==> flow/design.v <==
module GENCLK1K( 
		CLK1K, EN1K,
		CLK50M, RSTN
		);
   input CLK50M, RSTN;
   output reg CLK1K;
   output     EN1K;
   reg [7:0] CNT, next_cnt;
   reg next_clk1k;
   assign EN1K = (CNT == 8'd249) & ~CLK1K;
   always @(posedge CLK50M or negedge RSTN) begin
      if (!RSTN) begin
	 CLK1K <= 1'h0;
	 CNT <= 8'h0;
      end
      else begin
	 CNT <= next_cnt;
	 CLK1K <= next_clk1k;
      end
   end
   always @(*) begin
	next_cnt = (CNT == 8'd249) ? 8'd0 : CNT + 8'd1;
	next_clk1k = (CNT == 8'd249) ? ~CLK1K : CLK1K;
   end
endmodule
module GENCLK10K( 
		 CLK10K, EN10K,
		 CLK50M, RSTN
		 );
   input CLK50M;
   input RSTN;
   output reg CLK10K;
   output     EN10K;
   reg [4:0] CNT, next_cnt;
   reg        next_clk10k;
   assign EN10K = (CNT == 5'd24) & ~CLK10K;
   always @(posedge CLK50M, negedge RSTN) begin
      if (!RSTN) begin
         CNT <= 5'd1;
         CLK10K <= 1'b0;
      end
      else begin
         CNT <= next_cnt;
         CLK10K <= next_clk10k;
      end
   end
   always @(*) begin
      next_cnt = (CNT == 5'd24) ? 5'd1 : CNT + 5'd1;
      next_clk10k = (CNT == 5'd24) ? ~CLK10K : CLK10K;
   end
endmodule
module DEBOUNCE #(parameter SET = 1'b1)( 
		KEY_OUT,
		CLK, EN1K, RSTN, KEY_IN
		);
   input CLK, EN1K, RSTN;  
   input KEY_IN;
   output reg KEY_OUT;
   localparam STABLE_CNT = 50;
   reg [5:0]  CNT, next_cnt;
   reg 	      PREV_KEY_IN, next_key_out, next_prev_key_in;
   always @(posedge CLK or negedge RSTN) begin
      if (!RSTN) begin
	 CNT <= 5'h0;
	 KEY_OUT <= SET;
	 PREV_KEY_IN <= SET;
      end
      else if (EN1K) begin
	 CNT <= next_cnt;
	 KEY_OUT <= next_key_out;
	 PREV_KEY_IN <= next_prev_key_in;
      end
   end
   always @(*) begin
      next_cnt = CNT;
      next_key_out = KEY_OUT;
      next_prev_key_in = PREV_KEY_IN;
      if (KEY_IN == PREV_KEY_IN) begin
	 if (CNT < STABLE_CNT) begin
	    next_cnt = CNT + 5'd1;
	 end
	 else begin
	    next_key_out = KEY_IN;
	 end
      end
      else begin
	 next_prev_key_in = KEY_IN;
      end
   end
endmodule
module BCDCNTR #(parameter MAXL = 4'h5, parameter MAXR = 4'h9, parameter SETL = 4'h0, parameter SETR = 4'h0)( 
													     BCD, CARRY,
													     CLK, EN1K, RSTN, EN, SW1, BCD_SET
													     );
   input CLK, EN1K, RSTN, EN, SW1;  
   input [7:0] BCD_SET;
   output reg [7:0] BCD;
   output reg 	    CARRY;
   reg [3:0] 	    next_left_bcd, next_right_bcd;
   reg 		    next_carry;
   always @(posedge CLK or negedge RSTN) begin
      if (!RSTN) begin
	 BCD <= {SETL, SETR};
	 CARRY <= 1'h0;
      end
      else if (EN1K) begin
	 if (SW1) begin
	    BCD <= BCD_SET;
	    CARRY <= next_carry;
	 end
	 else begin
	    BCD <= {next_left_bcd, next_right_bcd};
	    CARRY <= next_carry;
	 end
      end
   end
   always @(*) begin
      if (EN) begin
	 if (BCD[7:4] == MAXL) begin
	    if (BCD[3:0] == MAXR) begin
	       next_left_bcd = SETL;
	       next_right_bcd = SETR;
	       next_carry = 1'b1;
	    end
	    else begin
	       next_left_bcd = BCD[7:4];
	       next_right_bcd = BCD[3:0] + 4'h1;
		   next_carry = 1'b0;
	    end
	 end
	 else begin
	    if (BCD[3:0] == 4'h9) begin
	       next_right_bcd = 4'h0;
	       next_left_bcd = BCD[7:4] + 4'h1;
		   next_carry = 1'b0;
	    end
	    else begin
	       next_right_bcd = BCD[3:0] + 4'h1;
	       next_left_bcd = BCD[7:4];
		   next_carry = 1'b0;
	    end
	 end
      end
      else begin
	 next_right_bcd = BCD[3:0];
	 next_left_bcd = BCD[7:4];
	 next_carry = 1'b0;
      end
   end
endmodule
module SW_BCDCNTR #(parameter MAXL = 4'h5, parameter MAXR = 4'h9, parameter SETL = 4'h0, parameter SETR = 4'h0)( 
														BCD, CARRY,
														CLK, EN1K, RSTN, EN
														);
   input CLK, EN1K, RSTN, EN;  
   output reg [7:0] BCD;
   output reg 	    CARRY;
   reg [3:0] 	    next_left_bcd, next_right_bcd;
   reg 		    next_carry;
   always @(posedge CLK or negedge RSTN) begin
      if (!RSTN) begin
	 BCD <= {SETL, SETR};
	 CARRY <= 1'h0;
      end
      else if (EN1K) begin
	 BCD <= {next_left_bcd, next_right_bcd};
	 CARRY <= next_carry;
      end
   end
   always @(*) begin
      if (EN) begin
	 if (BCD[7:4] == MAXL) begin
	    if (BCD[3:0] == MAXR) begin
	       next_left_bcd = SETL;
	       next_right_bcd = SETR;
	       next_carry = 1'b1;
	    end
	    else begin
	       next_left_bcd = BCD[7:4];
	       next_right_bcd = BCD[3:0] + 4'h1;
		   next_carry = 1'b0;
	    end
	 end
	 else begin
	    if (BCD[3:0] == 4'h9) begin
	       next_right_bcd = 4'h0;
	       next_left_bcd = BCD[7:4] + 4'h1;
		   next_carry = 1'b0;
	    end
	    else begin
	       next_right_bcd = BCD[3:0] + 4'h1;
	       next_left_bcd = BCD[7:4];
		   next_carry = 1'b0;
	    end
	 end
      end
      else begin
	 next_right_bcd = BCD[3:0];
	 next_left_bcd = BCD[7:4];
	 next_carry = 1'b0;
      end
   end
endmodule
module DIGITCLOCK( 
		  SEC, MIN, HOUR, DAY,
		  CLK, EN1K, RSTN, SW1, SW2, SW3, SEC_SET, MIN_SET, HOUR_SET, DAY_SET,
		  SW_SEC, SW_MIN, SW_HOUR, SW_DAY
		  );
   input CLK, EN1K, RSTN, SW1, SW2, SW3;  
   input [7:0] SEC_SET, MIN_SET, HOUR_SET, DAY_SET;
   input [7:0] SW_SEC, SW_MIN, SW_HOUR, SW_DAY;
   output [7:0] SEC, MIN, HOUR, DAY;
   reg [9:0] 	CNT, next_cnt;
   reg 		EN, next_en;
   wire [7:0] 	NORMAL_SEC, NORMAL_MIN, NORMAL_HOUR, NORMAL_DAY;
   wire 	CARRY_SEC, CARRY_MIN, CARRY_HOUR, CARRY_DAY;
   assign DAY = (SW2 == 1'b1) ? SW_DAY : NORMAL_DAY;
   assign HOUR = (SW2 == 1'b1) ? SW_HOUR : NORMAL_HOUR;
   assign MIN = (SW2 == 1'b1) ? SW_MIN : NORMAL_MIN;
   assign SEC = (SW2 == 1'b1) ? SW_SEC : NORMAL_SEC;
   BCDCNTR #(.MAXL(4'h3), .MAXR(4'h1), .SETL(4'h0), .SETR(4'h1))
   UDAY ( 
	 .BCD				(NORMAL_DAY),
	 .CARRY				(CARRY_DAY),
	 .CLK				(CLK),
	 .EN1K				(EN1K),
	 .RSTN				(RSTN),
	 .EN				(CARRY_HOUR),
	 .SW1				(SW1),
	 .BCD_SET			(DAY_SET));
   BCDCNTR #(.MAXL(4'h2), .MAXR(4'h3), .SETL(4'h0), .SETR(4'h0))
   UHOUR ( 
	  .BCD				(NORMAL_HOUR),
	  .CARRY			(CARRY_HOUR),
	  .CLK			(CLK),
	 .EN1K			(EN1K),
	  .RSTN				(RSTN),
	  .EN				(CARRY_MIN),
	  .SW1				(SW1),
	  .BCD_SET			(HOUR_SET));
   BCDCNTR #(.MAXL(4'h5), .MAXR(4'h9), .SETL(4'h0), .SETR(4'h0))
   UMIN ( 
	 .BCD				(NORMAL_MIN),
	 .CARRY				(CARRY_MIN),
	 .CLK				(CLK),
	 .EN1K				(EN1K),
	 .RSTN				(RSTN),
	 .EN				(CARRY_SEC),
	 .SW1				(SW1),
	 .BCD_SET			(MIN_SET));
   BCDCNTR #(.MAXL(4'h5), .MAXR(4'h9), .SETL(4'h0), .SETR(4'h0))
   USEC ( 
	 .BCD				(NORMAL_SEC),
	 .CARRY				(CARRY_SEC),
	 .CLK				(CLK),
	 .EN1K				(EN1K),
	 .RSTN				(RSTN),
	 .EN				(EN),
	 .SW1				(SW1),
	 .BCD_SET			(SEC_SET));
   always @(posedge CLK or negedge RSTN) begin
      if (!RSTN) begin
	 CNT <= 10'h0;
	 EN <= 1'h0;
      end
      else if (EN1K) begin
	 CNT <= next_cnt;
	 EN <= next_en;
      end
   end
   always @(*) begin
      if (SW1) begin
         next_cnt = CNT;
         next_en  = 1'b0;
      end
      else begin
	 if (SW3) begin
            next_cnt = (CNT >= 10'd9) ? 10'd0 : CNT + 10'd1;
            next_en  = (CNT >= 10'd9) ? 1'd1 : 1'd0;
	 end
	 else begin
            next_cnt = (CNT >= 10'd998) ? 10'd0 : CNT + 10'd1;
            next_en  = (CNT >= 10'd998) ? 1'd1 : 1'd0;
	 end
      end
   end
endmodule
module STOPWATCH( 
		 SW_SEC, SW_MIN, SW_HOUR, SW_DAY,
		 CLK, EN1K, RSTN, SW3, KEY3
		 );
   input CLK, EN1K, RSTN, SW3, KEY3;  
   output [7:0] SW_SEC, SW_MIN, SW_HOUR, SW_DAY;
   reg [9:0] 	CNT, next_cnt;
   reg 		EN, next_en;
   reg 		STATE, next_state;
   reg [1:0] 	KEY3_SYNC, next_key3_sync;
   wire 	CARRY_SEC, CARRY_MIN, CARRY_HOUR, CARRY_DAY;
   localparam STOP = 1'b0;
   localparam START = 1'b1;
   SW_BCDCNTR #(.MAXL(4'h3), .MAXR(4'h1), .SETL(4'h0), .SETR(4'h0))
   SWDAY ( 
	  .BCD				(SW_DAY),
	  .CARRY			(CARRY_DAY),
	  .CLK			(CLK),
	 .EN1K			(EN1K),
	  .RSTN				(RSTN),
	  .EN				(CARRY_HOUR));
   SW_BCDCNTR #(.MAXL(4'h2), .MAXR(4'h3), .SETL(4'h0), .SETR(4'h0))
   SWHOUR ( 
	   .BCD				(SW_HOUR),
	   .CARRY			(CARRY_HOUR),
	   .CLK			(CLK),
	 .EN1K			(EN1K),
	   .RSTN			(RSTN),
	   .EN				(CARRY_MIN));
   SW_BCDCNTR #(.MAXL(4'h5), .MAXR(4'h9), .SETL(4'h0), .SETR(4'h0))
   SWMIN ( 
	  .BCD				(SW_MIN),
	  .CARRY			(CARRY_MIN),
	  .CLK			(CLK),
	 .EN1K			(EN1K),
	  .RSTN				(RSTN),
	  .EN				(CARRY_SEC));
   SW_BCDCNTR #(.MAXL(4'h5), .MAXR(4'h9), .SETL(4'h0), .SETR(4'h0))
   SWSEC ( 
	  .BCD				(SW_SEC),
	  .CARRY			(CARRY_SEC),
	  .CLK			(CLK),
	 .EN1K			(EN1K),
	  .RSTN				(RSTN),
	  .EN				(EN));
   always @(posedge CLK or negedge RSTN) begin
      if (!RSTN) begin
	 CNT <= 10'h0;
	 EN <= 1'h0;
	 STATE <= STOP;
	 KEY3_SYNC <= 2'b11;
      end
      else if (EN1K) begin
	 CNT <= next_cnt;
	 EN <= next_en;
	 STATE <= next_state;
	 KEY3_SYNC <= next_key3_sync;
      end
   end
   always @(*) begin
      next_cnt = CNT;
      next_en = EN;
      next_state = STATE;
      next_key3_sync = {KEY3_SYNC[0], KEY3};
      if (KEY3_SYNC == 2'b10) begin
	 next_state = (STATE == START) ? STOP : START;
      end
      else begin
	 case (STATE)
	   STOP : begin
	      next_cnt = CNT;
	      next_en = EN;
	      next_state = STATE;
	   end
	   START : begin
	      if (SW3) begin
		 next_cnt = (CNT >= 10'd9) ? 10'd0 : CNT + 10'd1;
		 next_en = (CNT >= 10'd9) ? 1'd1 : 1'd0;
		 next_state = STATE;
	      end
	      else begin
		 next_cnt = (CNT >= 10'd998) ? 10'd0 : CNT + 10'd1;
		 next_en = (CNT >= 10'd998) ? 1'd1 : 1'd0;
		 next_state = STATE;
	      end
	   end
	 endcase
      end
   end
endmodule
module MANSET( 
	      SEC_SET, MIN_SET, HOUR_SET, DAY_SET,
	      CLK, EN1K, RSTN, SW1, KEY1, KEY2, KEY3, PREV_SEC, PREV_MIN, PREV_HOUR,
	      PREV_DAY
	      );
   input CLK, EN1K, RSTN;  
   input SW1, KEY1, KEY2, KEY3;
   input [7:0] PREV_SEC, PREV_MIN, PREV_HOUR, PREV_DAY;
   output reg [7:0] SEC_SET, MIN_SET, HOUR_SET, DAY_SET;
   reg [1:0] 	    SEL, next_sel;
   reg [7:0] 	    next_sec_set, next_min_set, next_hour_set, next_day_set;
   reg [1:0] 	    KEY1_SYNC, KEY2_SYNC, KEY3_SYNC;
   reg [1:0]  next_key1_sync, next_key2_sync, next_key3_sync;
   localparam SEC_SEL = 2'b00;
   localparam MIN_SEL = 2'b01;
   localparam HOUR_SEL = 2'b10;
   localparam DAY_SEL = 2'b11;
   always @(posedge CLK or negedge RSTN) begin
      if (!RSTN) begin
	 DAY_SET <= 8'h1;
	 HOUR_SET <= 8'h0;
	 MIN_SET <= 8'h0;
	 SEC_SET <= 8'h0;
	 SEL <= 2'b00;
	 KEY1_SYNC <= 2'b11;
	 KEY2_SYNC <= 2'b11;
	 KEY3_SYNC <= 2'b11;
      end
      else if (EN1K) begin
	 DAY_SET <= next_day_set;
	 HOUR_SET <= next_hour_set;
	 MIN_SET <= next_min_set;
	 SEC_SET <= next_sec_set;
	 SEL <= next_sel;
	 KEY1_SYNC <= next_key1_sync;
	 KEY2_SYNC <= next_key2_sync;
	 KEY3_SYNC <= next_key3_sync;
      end
   end
   always @(*) begin
   next_key1_sync = {KEY1_SYNC[0], KEY1};
   next_key2_sync = {KEY2_SYNC[0], KEY2};
   next_key3_sync = {KEY3_SYNC[0], KEY3};
      if (SW1) begin
	  next_sel = SEL;
		next_sec_set = SEC_SET;
		next_min_set = MIN_SET;
		next_hour_set = HOUR_SET;
		next_day_set = DAY_SET;
	 if (KEY3_SYNC == 2'b10) begin
	    next_sel = (SEL == DAY_SEL) ? SEC_SEL : SEL + 2'b01;
	 end
	 else if (KEY2_SYNC == 2'b10) begin
	    case (SEL) 
	      SEC_SEL : begin
			if (SEC_SET[7:4] == 4'h5) begin
				if (SEC_SET[3:0] == 4'h9) begin
					next_sec_set[7:4] = 4'h0;
					next_sec_set[3:0] = 4'h0;
				end
				else begin
					next_sec_set[7:4] = SEC_SET[7:4];
					next_sec_set[3:0] = SEC_SET[3:0] + 4'h1;
				end
			end
			else begin
				if (SEC_SET[3:0] == 4'h9) begin
					next_sec_set[3:0] = 4'h0;
					next_sec_set[7:4] = SEC_SET[7:4] + 4'h1;
				end
				else begin
					next_sec_set[3:0] = SEC_SET[3:0] + 4'h1;
					next_sec_set[7:4] = SEC_SET[7:4];
				end
			end
		  end
	      MIN_SEL : begin
			if (MIN_SET[7:4] == 4'h5) begin
				if (MIN_SET[3:0] == 4'h9) begin
					next_min_set[7:4] = 4'h0;
					next_min_set[3:0] = 4'h0;
				end
				else begin
					next_min_set[7:4] = MIN_SET[7:4];
					next_min_set[3:0] = MIN_SET[3:0] + 4'h1;
				end
			end
			else begin
				if (MIN_SET[3:0] == 4'h9) begin
					next_min_set[3:0] = 4'h0;
					next_min_set[7:4] = MIN_SET[7:4] + 4'h1;
				end
				else begin
					next_min_set[3:0] = MIN_SET[3:0] + 4'h1;
					next_min_set[7:4] = MIN_SET[7:4];
				end
			end
		  end
	      HOUR_SEL : begin
			if (HOUR_SET[7:4] == 4'h2) begin
				if (HOUR_SET[3:0] == 4'h3) begin
					next_hour_set[7:4] = 4'h0;
					next_hour_set[3:0] = 4'h0;
				end
				else begin
					next_hour_set[7:4] = HOUR_SET[7:4];
					next_hour_set[3:0] = HOUR_SET[3:0] + 4'h1;
				end
			end
			else begin
				if (HOUR_SET[3:0] == 4'h9) begin
					next_hour_set[3:0] = 4'h0;
					next_hour_set[7:4] = HOUR_SET[7:4] + 4'h1;
				end
				else begin
					next_hour_set[3:0] = HOUR_SET[3:0] + 4'h1;
					next_hour_set[7:4] = HOUR_SET[7:4];
				end
			end
		  end
	      DAY_SEL : begin
			if (DAY_SET[7:4] == 4'h3) begin
				if (DAY_SET[3:0] == 4'h1) begin
					next_day_set[7:4] = 4'h0;
					next_day_set[3:0] = 4'h1;
				end
				else begin
					next_day_set[7:4] = DAY_SET[7:4];
					next_day_set[3:0] = DAY_SET[3:0] + 4'h1;
				end
			end
			else begin
				if (DAY_SET[3:0] == 4'h9) begin
					next_day_set[3:0] = 4'h0;
					next_day_set[7:4] = DAY_SET[7:4] + 4'h1;
				end
				else begin
					next_day_set[3:0] = DAY_SET[3:0] + 4'h1;
					next_day_set[7:4] = DAY_SET[7:4];
				end
			end
		  end
	    endcase
	 end
	 else if (KEY1_SYNC == 2'b10) begin
	    case (SEL) 
	      SEC_SEL : begin
			if (SEC_SET[7:4] == 4'h0) begin
				if (SEC_SET[3:0] == 4'h0) begin
					next_sec_set[7:4] = 4'h5;
					next_sec_set[3:0] = 4'h9;
				end
				else begin
					next_sec_set[7:4] = SEC_SET[7:4];
					next_sec_set[3:0] = SEC_SET[3:0] - 4'h1;
				end
			end
			else begin
				if (SEC_SET[3:0] == 4'h0) begin
					next_sec_set[3:0] = 4'h9;
					next_sec_set[7:4] = SEC_SET[7:4] - 4'h1;
				end
				else begin
					next_sec_set[3:0] = SEC_SET[3:0] - 4'h1;
					next_sec_set[7:4] = SEC_SET[7:4];
				end
			end
		  end
	      MIN_SEL : begin
			if (MIN_SET[7:4] == 4'h0) begin
				if (MIN_SET[3:0] == 4'h0) begin
					next_min_set[7:4] = 4'h5;
					next_min_set[3:0] = 4'h9;
				end
				else begin
					next_min_set[7:4] = MIN_SET[7:4];
					next_min_set[3:0] = MIN_SET[3:0] - 4'h1;
				end
			end
			else begin
				if (MIN_SET[3:0] == 4'h0) begin
					next_min_set[3:0] = 4'h9;
					next_min_set[7:4] = MIN_SET[7:4] - 4'h1;
				end
				else begin
					next_min_set[3:0] = MIN_SET[3:0] - 4'h1;
					next_min_set[7:4] = MIN_SET[7:4];
				end
			end
		  end
	      HOUR_SEL : begin
			if (HOUR_SET[7:4] == 4'h0) begin
				if (HOUR_SET[3:0] == 4'h0) begin
					next_hour_set[7:4] = 4'h2;
					next_hour_set[3:0] = 4'h3;
				end
				else begin
					next_hour_set[7:4] = HOUR_SET[7:4];
					next_hour_set[3:0] = HOUR_SET[3:0] - 4'h1;
				end
			end
			else begin
				if (HOUR_SET[3:0] == 4'h0) begin
					next_hour_set[3:0] = 4'h9;
					next_hour_set[7:4] = HOUR_SET[7:4] - 4'h1;
				end
				else begin
					next_hour_set[3:0] = HOUR_SET[3:0] - 4'h1;
					next_hour_set[7:4] = HOUR_SET[7:4];
				end
			end
		  end
	      DAY_SEL : begin
			if (DAY_SET[7:4] == 4'h0) begin
				if (DAY_SET[3:0] == 4'h1) begin
					next_day_set[7:4] = 4'h3;
					next_day_set[3:0] = 4'h1;
				end
				else begin
					next_day_set[7:4] = DAY_SET[7:4];
					next_day_set[3:0] = DAY_SET[3:0] - 4'h1;
				end
			end
			else begin
				if (DAY_SET[3:0] == 4'h0) begin
					next_day_set[3:0] = 4'h9;
					next_day_set[7:4] = DAY_SET[7:4] - 4'h1;
				end
				else begin
					next_day_set[3:0] = DAY_SET[3:0] - 4'h1;
					next_day_set[7:4] = DAY_SET[7:4];
				end
			end
		  end
	    endcase
	 end
      end
	  else begin
		next_sel = SEC_SEL;
		next_sec_set = PREV_SEC;
		next_min_set = PREV_MIN;
		next_hour_set = PREV_HOUR;
		next_day_set = PREV_DAY;
	  end
   end
endmodule
module DISPLAY7SEG( 
		   SEG,
		   OUT, PWM_ACT
		   );
   input [3:0] OUT;
   input       PWM_ACT;
   output reg [6:0] SEG;
   always @(*) begin
      case (OUT)
	4'h0 : SEG = (PWM_ACT) ? 7'b1000000 : 7'b1111111;
	4'h1 : SEG = (PWM_ACT) ? 7'b1111001 : 7'b1111111;
	4'h2 : SEG = (PWM_ACT) ? 7'b0100100 : 7'b1111111;
	4'h3 : SEG = (PWM_ACT) ? 7'b0110000 : 7'b1111111;
	4'h4 : SEG = (PWM_ACT) ? 7'b0011001 : 7'b1111111;
	4'h5 : SEG = (PWM_ACT) ? 7'b0010010 : 7'b1111111;
	4'h6 : SEG = (PWM_ACT) ? 7'b0000010 : 7'b1111111;
	4'h7 : SEG = (PWM_ACT) ? 7'b1111000 : 7'b1111111;
	4'h8 : SEG = (PWM_ACT) ? 7'b0000000 : 7'b1111111;
	4'h9 : SEG = (PWM_ACT) ? 7'b0010000 : 7'b1111111;
	default : SEG = 7'b1111111;
      endcase
   end
endmodule
module KNOCK_LED ( 
		  ALARM, LED,
		  CLK, EN1K, RSTN, SW3, KNOCK
		  );
   input CLK, EN1K, RSTN;  
   input SW3, KNOCK;
   output reg ALARM;
   output reg [17:0] LED;
   reg [9:0] 	     ONE_SEC_CNT, next_one_sec_cnt;
   reg [5:0] 	     SEC_CNT, next_sec_cnt;
   reg [4:0] 	     MIN_REMAIN, next_min_remain;
   reg 		     TIMER_EN, next_timer_en;
   reg 		     KNOCK_D, next_knock_d;
   reg 		     KNOCK_FALL, next_knock_fall;
   reg 		     ALARM_PULSE, next_alarm_pulse;
   reg 		     next_alarm;
   reg [17:0] 	     next_led;
   always @(posedge CLK or negedge RSTN) begin
      if (!RSTN) begin
	 ALARM <= 1'h0;
	 KNOCK_D <= 1'h1;
	 KNOCK_FALL <= 1'h0;
	 LED <= 18'h0;
	 MIN_REMAIN <= 5'h0;
	 ONE_SEC_CNT <= 10'h0;
	 SEC_CNT <= 6'h0;
	 TIMER_EN <= 1'h0;
	 ALARM_PULSE <= 1'b0;
      end
      else if (EN1K) begin
	 ALARM <= next_alarm;
	 LED <= next_led;
	 ONE_SEC_CNT <= next_one_sec_cnt;
	 SEC_CNT <= next_sec_cnt;
	 MIN_REMAIN <= next_min_remain;
	 TIMER_EN <= next_timer_en;
	 KNOCK_D <= next_knock_d;
	 KNOCK_FALL <= next_knock_fall;
	 ALARM_PULSE <= next_alarm_pulse;
      end
   end
   always @(*) begin
      next_knock_d = KNOCK;
      next_knock_fall = KNOCK_D & ~KNOCK;
      next_alarm = 1'b0;
	  next_led = (MIN_REMAIN == 5'd0) ? 18'd0 : (18'b1 << MIN_REMAIN) - 18'b1;
      next_one_sec_cnt = ONE_SEC_CNT;
      next_sec_cnt = SEC_CNT;
      next_min_remain = MIN_REMAIN;
      next_timer_en = TIMER_EN;
      next_alarm_pulse = 1'b0;
	  if (KNOCK_FALL) begin
		next_timer_en = 1'b1;
		next_min_remain = (MIN_REMAIN < 5'd19) ? MIN_REMAIN + 5'd1 : MIN_REMAIN;
	  end
	  else begin
		if (TIMER_EN) begin
			if (SW3) begin
				if (ONE_SEC_CNT >= 10'd9) begin
					if (MIN_REMAIN != 5'd0) begin
						if (SEC_CNT == 6'd00) begin
							next_sec_cnt = 6'd59;
							next_min_remain = MIN_REMAIN - 5'd1;
							next_one_sec_cnt = 10'd0;
						end
						else begin
							next_sec_cnt = SEC_CNT - 6'd1;
							next_one_sec_cnt = 10'd0;
						end
					end
					else begin
						if (SEC_CNT == 6'd00) begin
							next_timer_en = 1'b0;
							next_alarm_pulse = 1'b1;
							next_sec_cnt = 6'd0;
							next_one_sec_cnt = 10'd0;
						end
						else begin
							next_sec_cnt = SEC_CNT - 6'd1;
							next_one_sec_cnt = 10'd0;
						end
					end
				end
				else begin
					next_one_sec_cnt = ONE_SEC_CNT + 10'd1;
				end
			end
			else begin
				if (ONE_SEC_CNT >= 10'd999) begin
					if (MIN_REMAIN != 5'd0) begin
						if (SEC_CNT == 6'd00) begin
							next_sec_cnt = 6'd59;
							next_min_remain = MIN_REMAIN - 5'd1;
							next_one_sec_cnt = 10'd0;
						end
						else begin
							next_sec_cnt = SEC_CNT - 6'd1;
							next_one_sec_cnt = 10'd0;
						end
					end
					else begin
						if (SEC_CNT == 6'd00) begin
							next_timer_en = 1'b0;
							next_alarm_pulse = 1'b1;
							next_sec_cnt = 6'd0;
							next_one_sec_cnt = 10'd0;
						end
						else begin
							next_sec_cnt = SEC_CNT - 6'd1;
							next_one_sec_cnt = 10'd0;
						end
					end
				end
				else begin
					next_one_sec_cnt = ONE_SEC_CNT + 10'd1;
				end
			end
		end
		else begin
			next_alarm = (ALARM_PULSE == 1'b1) ? 1'b1 : 1'b0;
		end
	  end
   end
endmodule
module KNOCK_LED_ALARM( 
	     BUZ_OUT,
	     CLK, EN1K, RSTN, ALARM
	     );
   input CLK, EN1K, RSTN;  
   input ALARM;
   output reg BUZ_OUT;
   parameter IDLE = 1'b0;
   parameter BUZ = 1'b1;
   reg 	      STATE, next_state;
   reg 	      next_buz_out;
   reg 	      CLK500, next_clk500;
   reg [6:0]  BEEP_CNT1, next_beep_cnt1;
   reg [8:0]  BEEP_CNT2, next_beep_cnt2;
   reg [2:0]  ALARM_DONE, next_alarm_done;
   always @(posedge CLK or negedge RSTN) begin
      if (!RSTN) begin
	 ALARM_DONE <= 3'h0;
	 BEEP_CNT1 <= 7'h0;
	 BEEP_CNT2 <= 9'h0;
	 BUZ_OUT <= 1'h0;
	 CLK500 <= 1'h0;
	 STATE <= 1'h0;
      end
      else if (EN1K) begin
	 STATE <= next_state;
	 BUZ_OUT <= next_buz_out;
	 CLK500 <= next_clk500;
	 BEEP_CNT1 <= next_beep_cnt1;
	 BEEP_CNT2 <= next_beep_cnt2;
	 ALARM_DONE <= next_alarm_done;
      end
   end
   always @(*) begin
      next_clk500 = ~CLK500;
      case (STATE) 
	IDLE : begin
	   if (ALARM) begin
	      next_state = BUZ;
	      next_buz_out = 1'b0;
	      next_beep_cnt1 = 7'b0;
	      next_beep_cnt2 = 9'd0;
	      next_alarm_done = 3'd0;
	   end
	   else begin
	      next_state = IDLE;
	      next_buz_out = 1'b0;
	      next_beep_cnt1 = 7'b0;
	      next_beep_cnt2 = 8'b0;
	      next_alarm_done = 3'd0;
	   end
	end
	BUZ : begin
	   if (ALARM_DONE == 3'd4) begin
	      next_state = IDLE;
	      next_buz_out = 1'b0;
	      next_beep_cnt1 = 7'd0;
	      next_beep_cnt2 = 9'd0;
	      next_alarm_done = 3'd0;
	   end
	   else begin
	      if (BEEP_CNT2 >= 9'd4) begin
		 next_state = BUZ;
		 next_buz_out = 1'b0;
		 next_beep_cnt1 = 7'd0;
		 next_beep_cnt2 = (BEEP_CNT2 == 9'd511) ? 9'd0 : BEEP_CNT2 + 9'd1;
		 next_alarm_done = (BEEP_CNT2 == 9'd511) ? ALARM_DONE + 3'd1 : ALARM_DONE;
	      end
	      else begin
		 if (BEEP_CNT1 >= 7'd64) begin
		    next_state = BUZ;
		    next_buz_out = CLK500;
		    next_beep_cnt1 = (BEEP_CNT1 == 7'd127) ? 7'd0 : BEEP_CNT1 + 7'd1;
		    next_beep_cnt2 = (BEEP_CNT1 == 7'd127) ? BEEP_CNT2 + 9'd1 : BEEP_CNT2;
		    next_alarm_done = ALARM_DONE;
		 end
		 else begin
		    next_state = BUZ;
		    next_buz_out = 1'b0;
		    next_beep_cnt1 = BEEP_CNT1 + 7'd1;
		    next_beep_cnt2 = BEEP_CNT2;
		    next_alarm_done = ALARM_DONE;
		 end
	      end
	   end
	end
	default : begin
	   next_state = IDLE;
	   next_buz_out = 1'b0;
	   next_beep_cnt1 = 7'd0;
	   next_beep_cnt2 = 3'd0;
	   next_alarm_done = 1'b0;
	end
      endcase
   end
endmodule
module FIRE_DETECT( 
		   FIRE_ALARM,
		   CLK, EN1K, RSTN, SENSOR
		   );
   input CLK, EN1K, RSTN;  
   input SENSOR;
   output reg FIRE_ALARM;
   reg 	  next_fire_alarm;
   always @(posedge CLK or negedge RSTN) begin
      if (!RSTN) begin
	 FIRE_ALARM <= 1'h0;
      end
      else if (EN1K) begin
	 FIRE_ALARM <= next_fire_alarm;
      end
   end
   always @(*) begin
      next_fire_alarm = (SENSOR) ? 1'b1 : 1'b0;
   end
endmodule
module FIRE_ALARM( 
		       BUZ_OUT, FIRE_VALID,
		       CLK, EN1K, RSTN, FIRE_ALARM, KNOCK
		       );
   input CLK, EN1K, RSTN;  
   input FIRE_ALARM, KNOCK;
   output reg BUZ_OUT, FIRE_VALID;
   parameter IDLE = 1'b0;
   parameter BUZ = 1'b1;
   reg 	      STATE, next_state;
   reg 	      next_buz_out;
	reg         next_fire_valid;
   reg 	      CLK500, next_clk500;
   reg 	      KNOCK_D, next_knock_d;
   reg 	      KNOCK_FALL, next_knock_fall;
   reg [8:0]  BEEP_CNT, next_beep_cnt;
   always @(posedge CLK or negedge RSTN) begin
      if (!RSTN) begin
	 BEEP_CNT <= 8'h0;
	 BUZ_OUT <= 1'h0;
	 FIRE_VALID <= 1'h0;
	 CLK500 <= 1'h0;
	 KNOCK_D <= 1'h0;
	 KNOCK_FALL <= 1'h0;
	 STATE <= 1'h0;
      end
      else if (EN1K) begin
	 STATE <= next_state;
	 BUZ_OUT <= next_buz_out;
	 FIRE_VALID <= next_fire_valid;
	 CLK500 <= next_clk500;
	 BEEP_CNT <= next_beep_cnt;
	 KNOCK_D <= next_knock_d;
	 KNOCK_FALL <= next_knock_fall;
      end
   end
   always @(*) begin
      next_clk500 = ~CLK500;
      next_knock_d = KNOCK;
      next_knock_fall = KNOCK_D & ~KNOCK;
		next_fire_valid = FIRE_VALID;
      case (STATE) 
	IDLE : begin
	   if (FIRE_ALARM) begin
	      next_state = BUZ;
	      next_buz_out = 1'b0;
	      next_beep_cnt = 8'b0;
			next_fire_valid = 1'b1;
	   end
	   else begin
	      next_state = IDLE;
	      next_buz_out = 1'b0;
	      next_beep_cnt = 8'b0;
			next_fire_valid = 1'b0;
	   end
	end
	BUZ : begin
	   if (KNOCK_FALL) begin
	      next_state = IDLE;
	      next_buz_out = 1'b0;
	      next_beep_cnt = 8'd0;
			next_fire_valid = 1'b0;
	   end
	   else begin
	      if (BEEP_CNT >= 9'd256) begin
		 next_state = BUZ;
		 next_buz_out = CLK500;
		 next_beep_cnt = (BEEP_CNT == 8'd128) ? 8'd0 : BEEP_CNT + 8'd1;
	      end
	      else begin
		 next_state = BUZ;
		 next_buz_out = 1'b0;
		 next_beep_cnt = BEEP_CNT + 8'd1;
	      end
	   end
	end
	default : begin
	   next_state = IDLE;
	   next_buz_out = 1'b0;
	   next_beep_cnt = 8'd0;
	end
      endcase
   end
endmodule
module ROT_PWMGEN ( 
		   PWM_ACT,
		   CLK, EN10K, RSTN, SW5, ROT_A, ROT_B
		   );
   input CLK, EN10K, RSTN, SW5;
   input ROT_A, ROT_B;
   output reg PWM_ACT;
   reg [7:0]  brightness;
   reg [1:0]  prev_state;
   reg [7:0]  pwm_counter;
   wire [1:0] current_state = {ROT_A, ROT_B};
   always @(posedge CLK or negedge RSTN) begin
		if (!RSTN) begin
			brightness <= 8'd255;
		end
		else if (EN10K) begin
		if (SW5) begin
      case ({prev_state, current_state})
        4'b0001, 4'b0111, 4'b1110, 4'b1000: begin
           if (brightness <= 8'd247)
             brightness <= brightness + 8'd8;
           else
             brightness <= 8'd255;
        end
        4'b0010, 4'b0100, 4'b1101, 4'b1011: begin
           if (brightness >= 8'd8)
             brightness <= brightness - 8'd8;
           else
             brightness <= 8'd0;
        end
        default: brightness <= brightness;
      endcase
		end
		else begin
			brightness <= brightness;
		end
		end
   end
   always @(posedge CLK) begin
      if (EN10K) prev_state <= current_state;
   end
   always @(posedge CLK or negedge RSTN) begin
      if (!RSTN) begin
	 pwm_counter <= 8'b0;
      end
      else if (EN10K) begin
	 pwm_counter <= (pwm_counter == 8'd255) ? 8'd0 : pwm_counter + 8'd1;
      end
   end
   always @(posedge CLK or negedge RSTN) begin
      if (!RSTN) begin
	 PWM_ACT <= 1'b1;
      end
      else if (EN10K) begin
	 if (pwm_counter < brightness) PWM_ACT <= 1'b1;
	 else PWM_ACT <= 1'b0;
      end
   end
endmodule
module CLOCK_TOP( 
	   SEG0, SEG1, SEG2, SEG3, SEG4, SEG5, SEG6, SEG7, LED, BUZ_OUT,
	   CLK50M, KEY1, KEY2, KEY3, SW0, SW1, SW2, SW3, SW4, SW5, KNOCK,
	   SENSOR, ROT_A, ROT_B
	   );
   input CLK50M, KEY1, KEY2, KEY3, SW0, SW1, SW2, SW3, SW4, SW5, KNOCK, SENSOR, ROT_A, ROT_B;
   output [6:0] SEG0, SEG1, SEG2, SEG3, SEG4, SEG5, SEG6, SEG7;
   output [17:0] LED;
   output 	 BUZ_OUT;
   wire 	 CLK1K, CLK10K, EN1K, EN10K, CLEAN_KEY1, CLEAN_KEY2, CLEAN_KEY3, CLEAN_SW1, CLEAN_SW2, CLEAN_SW3, CLEAN_SW4, CLEAN_SW5, ALARM, FIRE_ALARM, FIRE_VALID, PWM_ACT, FIRE_BUZ, KNOCK_LED_BUZ;
   wire [7:0] 	 SEC, MIN, HOUR, DAY;
   wire [7:0] 	 SEC_SET, MIN_SET, HOUR_SET, DAY_SET;
   wire [7:0] 	 SW_SEC, SW_MIN, SW_HOUR, SW_DAY;
   assign BUZ_OUT = (FIRE_VALID) ? FIRE_BUZ : KNOCK_LED_BUZ;
   GENCLK1K
     UGENCLK1K
       ( 
	.RSTN				(SW0),
	.CLK1K				(CLK1K),
	.EN1K				(EN1K),
	.CLK50M				(CLK50M));
   GENCLK10K
     UGENCLK10K
       ( 
	.RSTN					(SW0),
	.CLK10K				(CLK10K),
	.EN10K				(EN10K),
	.CLK50M				(CLK50M));
   DEBOUNCE #(.SET(1'b1))
   UDEBOUNCE_KEY1
     ( 
      .KEY_OUT				(CLEAN_KEY1),
      .KEY_IN				(KEY1),
      .RSTN				(SW0),
      .CLK				(CLK50M),
      .EN1K				(EN1K));
   DEBOUNCE #(.SET(1'b1))
   UDEBOUNCE_KEY2
     ( 
      .KEY_OUT				(CLEAN_KEY2),
      .KEY_IN				(KEY2),
      .RSTN				(SW0),
      .CLK				(CLK50M),
      .EN1K				(EN1K));
   DEBOUNCE #(.SET(1'b1))
   UDEBOUNCE_KEY3
     ( 
      .KEY_OUT				(CLEAN_KEY3),
      .KEY_IN				(KEY3),
      .RSTN				(SW0),
      .CLK				(CLK50M),
      .EN1K				(EN1K));
   DEBOUNCE #(.SET(1'b0))
   UDEBOUNCE_SW1
     ( 
      .KEY_OUT				(CLEAN_SW1),
      .KEY_IN				(SW1),
      .RSTN				(SW0),
      .CLK				(CLK50M),
      .EN1K				(EN1K));
   DEBOUNCE #(.SET(1'b0))
   UDEBOUNCE_SW2
     ( 
      .KEY_OUT				(CLEAN_SW2),
      .KEY_IN				(SW2),
      .RSTN				(SW0),
      .CLK				(CLK50M),
      .EN1K				(EN1K));
   DEBOUNCE #(.SET(1'b0))
   UDEBOUNCE_SW3
     ( 
      .KEY_OUT				(CLEAN_SW3),
      .KEY_IN				(SW3),
      .RSTN				(SW0),
      .CLK				(CLK50M),
      .EN1K				(EN1K));
   DEBOUNCE #(.SET(1'b0))
   UDEBOUNCE_SW4
     ( 
      .KEY_OUT				(CLEAN_SW4),
      .KEY_IN				(SW4),
      .RSTN				(SW0),
      .CLK				(CLK50M),
      .EN1K				(EN1K));
   DEBOUNCE #(.SET(1'b0))
   UDEBOUNCE_SW5
     ( 
      .KEY_OUT				(CLEAN_SW5),
      .KEY_IN				(SW5),
      .RSTN				(SW0),
      .CLK				(CLK50M),
      .EN1K				(EN1K));
   DIGITCLOCK
     UDIGITCLOCK
       ( 
	.SEC					(SEC[7:0]),
	.MIN					(MIN[7:0]),
	.HOUR					(HOUR[7:0]),
	.DAY					(DAY[7:0]),
	.SEC_SET				(SEC_SET[7:0]),
	.MIN_SET				(MIN_SET[7:0]),
	.HOUR_SET				(HOUR_SET[7:0]),
	.DAY_SET				(DAY_SET[7:0]),
	.SW_SEC				(SW_SEC[7:0]),
	.SW_MIN				(SW_MIN[7:0]),
	.SW_HOUR				(SW_HOUR[7:0]),
	.SW_DAY				(SW_DAY[7:0]),
	.RSTN				(SW0),
	.CLK				(CLK50M),
	.EN1K				(EN1K),
	.SW1				(CLEAN_SW1),
	.SW2				(CLEAN_SW2),
	.SW3				(CLEAN_SW3));
   DISPLAY7SEG
     URSEC7SEG
       ( 
	.SEG				(SEG0[6:0]),
	.OUT				(SEC[3:0]),
	.PWM_ACT			(PWM_ACT));
   DISPLAY7SEG
     ULSEC7SEG
       ( 
	.SEG				(SEG1[6:0]),
	.OUT				(SEC[7:4]),
	.PWM_ACT			(PWM_ACT));
   DISPLAY7SEG
     URMIN7SEG
       ( 
	.SEG				(SEG2[6:0]),
	.OUT				(MIN[3:0]),
	.PWM_ACT			(PWM_ACT));
   DISPLAY7SEG
     ULMIN7SEG
       ( 
	.SEG				(SEG3[6:0]),
	.OUT				(MIN[7:4]),
	.PWM_ACT			(PWM_ACT));
   DISPLAY7SEG
     URHOUR7SEG
       ( 
	.SEG				(SEG4[6:0]),
	.OUT				(HOUR[3:0]),
	.PWM_ACT			(PWM_ACT));
   DISPLAY7SEG
     ULHOUR7SEG
       ( 
	.SEG				(SEG5[6:0]),
	.OUT				(HOUR[7:4]),
	.PWM_ACT			(PWM_ACT));
   DISPLAY7SEG
     URDAY7SEG
       ( 
	.SEG				(SEG6[6:0]),
	.OUT				(DAY[3:0]),
	.PWM_ACT			(PWM_ACT));
   DISPLAY7SEG
     ULDAY7SEG
       ( 
	.SEG				(SEG7[6:0]),
	.OUT				(DAY[7:4]),
	.PWM_ACT			(PWM_ACT));
   MANSET
     UMANSET
       ( 
	.SEC_SET				(SEC_SET[7:0]),
	.MIN_SET				(MIN_SET[7:0]),
	.HOUR_SET				(HOUR_SET[7:0]),
	.DAY_SET				(DAY_SET[7:0]),
	.KEY1					(CLEAN_KEY1),
	.KEY2					(CLEAN_KEY2),
	.KEY3					(CLEAN_KEY3),
	.PREV_SEC				(SEC[7:0]),
	.PREV_MIN				(MIN[7:0]),
	.PREV_HOUR				(HOUR[7:0]),
	.PREV_DAY				(DAY[7:0]),
	.RSTN				(SW0),
	.CLK				(CLK50M),
	.EN1K				(EN1K),
	.SW1				(CLEAN_SW1));
   STOPWATCH
     USTOPWATCH
       ( 
	.SW_SEC				(SW_SEC[7:0]),
	.SW_MIN				(SW_MIN[7:0]),
	.SW_HOUR				(SW_HOUR[7:0]),
	.SW_DAY				(SW_DAY[7:0]),
	.KEY3					(CLEAN_KEY3),
	.RSTN (CLEAN_SW2),
	.CLK				(CLK50M),
	.EN1K				(EN1K),
	.SW3				(CLEAN_SW3));
   KNOCK_LED_ALARM
     UALARM
       ( 
	.BUZ_OUT			(KNOCK_LED_BUZ),
	.CLK				(CLK50M),
	.EN1K				(EN1K),
	.RSTN					(SW0),
	.ALARM				(ALARM));
   KNOCK_LED
     UKNOCK
       ( 
	.LED					(LED[17:0]),
	.ALARM				(ALARM),
	.CLK				(CLK50M),
	.EN1K				(EN1K),
	.RSTN					(CLEAN_SW4),
	.SW3				(CLEAN_SW3),
	.KNOCK				(KNOCK));
   FIRE_DETECT
     UFIRE_DETECT
       ( 
	.FIRE_ALARM				(FIRE_ALARM),
	.CLK					(CLK50M),
	.EN1K					(EN1K),
	.RSTN					(SW0),
	.SENSOR				(SENSOR));
   FIRE_ALARM
     UFIRE_ALARM
       ( 
	.BUZ_OUT				(FIRE_BUZ),
	.FIRE_VALID       (FIRE_VALID),
	.CLK					(CLK50M),
	.EN1K					(EN1K),
	.RSTN					(SW0),
	.FIRE_ALARM				(FIRE_ALARM),
	.KNOCK					(KNOCK));
   ROT_PWMGEN
     UROT_PWMGEN
       ( 
	.RSTN					(SW0),
	.PWM_ACT			(PWM_ACT),
	.CLK				(CLK50M),
	.EN10K				(EN10K),
	.SW5				(CLEAN_SW5),
	.ROT_A				(ROT_A),
	.ROT_B				(ROT_B));
endmodule
==> Reports on CLOCK_TOP <==
Tool output for the design above, in the order of the flow.
Lines are those of the file above, counted from 1.
Operators: Yosys type, input widths -> output width; for muxes data width and select width s.
{ "design": {"design": "CLOCK_TOP", "clk_port": "CLK50M", "cell_library": "sky130hd", "pvt_corner": "tt_025C_1v80"} }

==> After elaboration <==
Yosys after proc, flatten, opt, wreduce and memory -nomap, before mapping. Memory bits, and registers merged into a memory's read port (data or address), are not among the register bits. Print and check cells are not counted. Equal cells are merged and count once.
{ "op_classes": {"n_addsub": 57, "compare": 21, "n_eq": 166, "shift": 1, "mux": 251, "logic": 31, "reduce_logical": 98} }
{ "op_table": {"columns": ["cell", "n"], "rows": [
  ["$pmux 7 s10", 8],
  ["$mux 8", 44],
  ["$mux 4", 76],
  ["$eq 4x3->1 const B", 40],
  ["$eq 4x4->1 const B", 32],
  ["$eq 4x2->1 const B", 26],
  ["$mux 10", 10],
  ["$add 4x1->4 const B", 24],
  ["$mux 7", 11],
  ["$reduce_and 3->1", 25],
  ["$mux 9", 8],
  ["$logic_not 4->1", 16],
  ["$mux 1", 58],
  ["$eq 4x1->1 const B", 12],
  ["$add 6x1->6 const B", 8],
  ["$lt 6x6->1 const B", 8],
  ["$mux 5", 9],
  ["$mux 6", 7],
  ["$reduce_and 2->1", 19],
  ["$pmux 9 s2", 2],
  ["$sub 4x1->4 const B", 8],
  ["$add 10x1->10 const B", 3],
  ["$ge 10x10->1 const B", 3],
  ["$ge 10x4->1 const B", 3],
  ["$ne 3x3->1 const B", 10],
  ["$ne 5x5->1 const B", 6],
  ["$reduce_and 5->1", 6],
  ["$not 1->1", 27]
]} }
Other operator kinds: 54; their cells: 116.
{ "word_totals": {"ff_bits": 315, "input_bits": 14, "output_inout_bits": 75, "word_cells": 720} }

==> Longest topological paths <==
Depth = most cells in a row (Yosys ltp): at word level without a register or memory, in the mapped netlist without a sequential cell, where the memories' decode and read muxes count.
{ "logic_depth": {"depth_word": 8, "ABC_AREA": 0, "depth_mapped": 11, "mapped_depth_nobuf": 9} }

==> Synthesis result <==
The flow's flattened synthesis, as Yosys stat reports it; memories are mapped. The netlist is that of the ABC_AREA named above (0 if unset); the other value can give another one.
{ "types": {"columns": ["type", "n"], "rows": [
  ["sky130_fd_sc_hd__dfrtp_1", 286],
  ["sky130_fd_sc_hd__o21ai_0", 251],
  ["sky130_fd_sc_hd__nand2_1", 325],
  ["sky130_fd_sc_hd__ha_1", 83],
  ["sky130_fd_sc_hd__dfstp_2", 25],
  ["sky130_fd_sc_hd__a21oi_1", 123],
  ["sky130_fd_sc_hd__nor2_1", 144],
  ["sky130_fd_sc_hd__mux2i_1", 49],
  ["sky130_fd_sc_hd__xnor2_1", 56],
  ["sky130_fd_sc_hd__mux2_2", 42],
  ["sky130_fd_sc_hd__nand3_1", 78],
  ["sky130_fd_sc_hd__xor2_1", 42],
  ["sky130_fd_sc_hd__inv_1", 80],
  ["sky130_fd_sc_hd__clkbuf_1", 70],
  ["sky130_fd_sc_hd__nor3_1", 46],
  ["sky130_fd_sc_hd__nand4_1", 33],
  ["sky130_fd_sc_hd__a31oi_1", 31],
  ["sky130_fd_sc_hd__nand2b_1", 29]
]} }
Not listed: further types 70, cells in them 393.
{ "synth_totals": {"cells": 2186, "synth_area_um2": 19169.6, "seq_area_um2": 7873.8, "flip_flops": 313, "buf_cells": 107} }
By module: a second synthesis without flattening, with its own total; a netlist apart from the flattened one above.
{ "unflattened": {"cells_unflattened": 2241, "hier_area_um2": 21018.9} }
Rows give one instance, submodules left out.
{ "modules": {"columns": ["mod", "instances", "n_cells", "area_um2", "seq_area_um2"], "rows": [
  ["MANSET", 1, 426, 3587.2, 1009.7],
  ["KNOCK_LED", 1, 264, 2462.4, 1102.3],
  ["DEBOUNCE #(SET=0)", 5, 32, 404.1, 200.2],
  ["DISPLAY7SEG", 8, 32, 193.9, 0.0],
  ["KNOCK_LED_ALARM", 1, 136, 1331.3, 550.5],
  ["DEBOUNCE #(SET=1)", 3, 32, 406.6, 202.7],
  ["BCDCNTR #(MAXL=5, MAXR=9, SETL=0, SETR=0)", 2, 67, 601.8, 225.2],
  ["ROT_PWMGEN", 1, 115, 1101.1, 444.2],
  ["DIGITCLOCK", 1, 109, 1051.0, 275.3],
  ["SW_BCDCNTR #(MAXL=5, MAXR=9, SETL=0, SETR=0)", 2, 41, 461.7, 225.2],
  ["STOPWATCH", 1, 80, 799.5, 352.8],
  ["FIRE_ALARM", 1, 67, 688.2, 375.4],
  ["BCDCNTR #(MAXL=3, MAXR=1, SETL=0, SETR=1)", 1, 68, 601.8, 226.5],
  ["BCDCNTR #(MAXL=2, MAXR=3, SETL=0, SETR=0)", 1, 69, 599.3, 225.2]
]} }
Further modules, not shown: 6.

==> Worst setup path after synthesis <==
Path of least setup slack by OpenSTA after synthesis, without wires, with an ideal clock, recovery checks aside; 20% of the period is set as input and as output delay. Where synthesis merged equal registers, the netlist keeps one of their names.
{ "synth_path": {"kind": "register to output", "from": "reg UDEBOUNCE_SW2.KEY_OUT", "to": "out SEG4[2]", "clock_period_ns": 20.0, "output_delay_ns": 4.000, "t_first_pin_ns": 0.000, "arrival_ns": 3.113, "required_time_ns": 16.000, "slack_ns": 12.887, "path_delay_ns": 3.113, "path_stages": 7, "period_less_setup_slack_ns": 7.113} }
"path_delay_ns" = arrival - input delay + setup time.
At an output port there is no setup time.
"path_stages" counts driving pins, that of a launching flip-flop among them; a cell with two outputs on the path counts twice.
"period_less_setup_slack_ns" is the clock period less the worst setup slack; recovery checks do not enter. This is arithmetic on one report: input and output delays are still those of the set period (20% each).
Between the ends stands the longest chain of elaborated cells between them, by number of cells; it is not shown to be the way that was timed. Of several equally long chains one is given.
A line is the first line of the expression or statement that the cell stems from. Yosys adds cells for indexed reads and writes and turns some case tables into memories.
{ "synth_via": {"cell_sequence": "sky130_fd_sc_hd__dfrtp_1 > sky130_fd_sc_hd__clkbuf_1 > sky130_fd_sc_hd__buf_2 > sky130_fd_sc_hd__buf_1 > sky130_fd_sc_hd__mux2i_1 > sky130_fd_sc_hd__a21oi_1 > sky130_fd_sc_hd__o21ai_0", "elab_chain_len": 3} }
{ "synth_rtl": {"columns": ["item", "line", "source"], "rows": [
  ["start: declaration", 58, "output reg KEY_OUT;"],
  ["start: assignment", 65, "KEY_OUT <= SET;"],
  ["start: assignment", 70, "KEY_OUT <= next_key_out;"],
  ["$mux 8", 218, "assign HOUR = (SW2 == 1'b1) ? SW_HOUR : NORMAL_HOUR;"],
  ["$eq 4x4->1", 632, "case (OUT)"],
  ["$pmux 7 s10", 632, null],
  ["end: declaration", 1036, "output [6:0] SEG0, SEG1, SEG2, SEG3, SEG4, SEG5, SEG6, SEG7;"]
]} }

==> Worst path after layout <==
Path of least setup slack in the final report of record 1 (OpenROAD, finished layout, wires in). Where an end is a register, its clock arrival counts in the times.
{ "layout_path": {"kind": "register to output", "from": "reg UDEBOUNCE_SW2.KEY_OUT", "to": "out SEG1[0]", "clock_period_ns": 5.92, "output_delay_ns": 1.18, "t_first_pin_ns": 0.55, "arrival_ns": 4.45, "required_time_ns": 4.74, "slack_ns": 0.29, "path_stages": 10} }
Between the ends stands the longest chain of elaborated cells between them, by number of cells; it is not shown to be the way that was timed. Of several equally long chains one is given.
{ "layout_via": {"cell_sequence": "sky130_fd_sc_hd__dfrtp_4 > sky130_fd_sc_hd__clkbuf_1 > sky130_fd_sc_hd__buf_2 > sky130_fd_sc_hd__buf_2 > sky130_fd_sc_hd__mux2i_1 > sky130_fd_sc_hd__and2_1 > sky130_fd_sc_hd__a21oi_1 > sky130_fd_sc_hd__o21ai_0 > sky130_fd_sc_hd__nand2_1 > sky130_fd_sc_hd__clkdlybuf4s50_1", "elab_chain_len": 3} }
{ "layout_rtl": {"columns": ["item", "line", "source"], "rows": [
  ["start: declaration", 58, "output reg KEY_OUT;"],
  ["start: assignment", 65, "KEY_OUT <= SET;"],
  ["start: assignment", 70, "KEY_OUT <= next_key_out;"],
  ["$mux 8", 220, "assign SEC = (SW2 == 1'b1) ? SW_SEC : NORMAL_SEC;"],
  ["$eq 4x4->1", 632, "case (OUT)"],
  ["$pmux 7 s10", 632, null],
  ["end: declaration", 1036, "output [6:0] SEG0, SEG1, SEG2, SEG3, SEG4, SEG5, SEG6, SEG7;"]
]} }

## Implementation results

Below are 3 stored runs of the flow (Yosys, OpenROAD; platform sky130hd) on CLOCK_TOP, each with its settings and what was measured, unordered. Constraints: input delay and output delay 20% of the set period each, output load 0.01 pF.
By "timing.achieved_period_ns" is meant the clock period of the run minus its worst setup slack. This is arithmetic on one report: input and output delays are still those of the set period (20% each).
"worst_setup_path_time_ns" is the time allowed to the run's worst setup path (the clock period less input and output delay, where it has them) less its slack. Clock arrival times count: a late capture clock shortens it, a late launch clock lengthens it.
"power_w": no workload was simulated; the value follows from the tool's default switching activity.

Record 1
==> flow/run.sh <==
#!/bin/bash
# the make line also repeats the synthesis and layout settings of config.mk as NAME=value (left out here)
make -C /OpenROAD-flow-scripts/flow DESIGN_CONFIG=/design/flow/config.mk WORK_HOME=/design/flow/orfs CLKGATE_MAP_FILE= finish
==> flow/config.mk <==
export PLATFORM = sky130hd
export DESIGN_NAME = CLOCK_TOP
export DESIGN_NICKNAME = CLOCK_TOP
export VERILOG_FILES = /design/flow/design.v
export SDC_FILE = /design/flow/constraint.sdc
export NUM_CORES = 4
export LEC_CHECK = 0
export CAP_MARGIN = 20
export CORE_ASPECT_RATIO = 1.23
export CORE_MARGIN = 9
export CORE_UTILIZATION = 53
export CTS_CLUSTER_DIAMETER = 118
export GPL_ROUTABILITY_DRIVEN = 0
export GPL_TIMING_DRIVEN = 0
export MIN_ROUTING_LAYER = met2
export PLACE_DENSITY_LB_ADDON = 0.0
export SLEW_MARGIN = 20
==> flow/constraint.sdc <==
create_clock -name core_clock -period 5.92 [get_ports {CLK50M}]
set_input_delay 1.1840 -clock core_clock [delete_from_list [all_inputs] [get_ports {CLK50M}]]
set_output_delay 1.1840 -clock core_clock [all_outputs]
set_load 0.01 [all_outputs]

==> results of record 1, as JSON <==
{
  "design.die.area_um2": 43375.8,
  "worst_setup_path_time_ns": 4.45,
  "worst_path_kind": "register to output",
  "power_w": 0.004531,
  "timing.setup.tns_ns": 0.000,
  "finish.stdcell_area_um2": 21951.1,
  "fin_util_pct": 62.1,
  "setup_worst_slack_ns": 0.290,
  "timing.achieved_period_ns": 5.630,
  "synthArea_um2": 19169.6
}

Record 2
==> flow/run.sh <==
#!/bin/bash
# the make line also repeats the synthesis and layout settings of config.mk as NAME=value (left out here)
make -C /OpenROAD-flow-scripts/flow DESIGN_CONFIG=/design/flow/config.mk WORK_HOME=/design/flow/orfs CLKGATE_MAP_FILE= finish
==> flow/config.mk <==
export PLATFORM = sky130hd
export DESIGN_NAME = CLOCK_TOP
export DESIGN_NICKNAME = CLOCK_TOP
export VERILOG_FILES = /design/flow/design.v
export SDC_FILE = /design/flow/constraint.sdc
export NUM_CORES = 4
export LEC_CHECK = 0
export ABC_AREA = 0
export CAP_MARGIN = 30
export CELL_PAD_IN_SITES_DETAIL_PLACEMENT = 1
export CORE_ASPECT_RATIO = 1.86
export CORE_MARGIN = 9
export CORE_UTILIZATION = 32
export CTS_CLUSTER_SIZE = 93
export GPL_ROUTABILITY_DRIVEN = 0
export HOLD_SLACK_MARGIN = 0.16
export MAX_ROUTING_LAYER = met5
export MIN_ROUTING_LAYER = met1
export PLACE_DENSITY = 0.39
export SLEW_MARGIN = 20
export TNS_END_PERCENT = 10
==> flow/constraint.sdc <==
create_clock -name core_clock -period 12.3 [get_ports {CLK50M}]
set_input_delay 2.4600 -clock core_clock [delete_from_list [all_inputs] [get_ports {CLK50M}]]
set_output_delay 2.4600 -clock core_clock [all_outputs]
set_load 0.01 [all_outputs]

==> results of record 2, as JSON <==
{
  "worst_setup_path_time_ns": 4.57,
  "worst_path_kind": "register to output",
  "power_w": 0.002195,
  "fin_util_pct": 37.0,
  "synthArea_um2": 19169.6,
  "timing.achieved_period_ns": 7.034,
  "setup_worst_slack_ns": 5.266,
  "timing.setup.tns_ns": 0.000,
  "finish.stdcell_area_um2": 21959.8,
  "design.die.area_um2": 69468.2
}

Record 3
==> flow/run.sh <==
#!/bin/bash
# the make line also repeats the synthesis and layout settings of config.mk as NAME=value (left out here)
make -C /OpenROAD-flow-scripts/flow DESIGN_CONFIG=/design/flow/config.mk WORK_HOME=/design/flow/orfs CLKGATE_MAP_FILE= finish
==> flow/config.mk <==
export PLATFORM = sky130hd
export DESIGN_NAME = CLOCK_TOP
export DESIGN_NICKNAME = CLOCK_TOP
export VERILOG_FILES = /design/flow/design.v
export SDC_FILE = /design/flow/constraint.sdc
export NUM_CORES = 4
export LEC_CHECK = 0
export CAP_MARGIN = 20
export CORE_MARGIN = 2
export CORE_UTILIZATION = 40
export SETUP_SLACK_MARGIN = 1.02
export SLEW_MARGIN = 20
==> flow/constraint.sdc <==
create_clock -name core_clock -period 8.31 [get_ports {CLK50M}]
set_input_delay 1.6620 -clock core_clock [delete_from_list [all_inputs] [get_ports {CLK50M}]]
set_output_delay 1.6620 -clock core_clock [all_outputs]
set_load 0.01 [all_outputs]

==> results of record 3, as JSON <==
{
  "power_w": 0.003153,
  "timing.achieved_period_ns": 5.213,
  "timing.setup.tns_ns": 0.000,
  "design.die.area_um2": 49691.1,
  "fin_util_pct": 45.6,
  "setup_worst_slack_ns": 3.097,
  "finish.stdcell_area_um2": 21695.8,
  "synthArea_um2": 19169.6,
  "worst_setup_path_time_ns": 3.55,
  "worst_path_kind": "register to output"
}
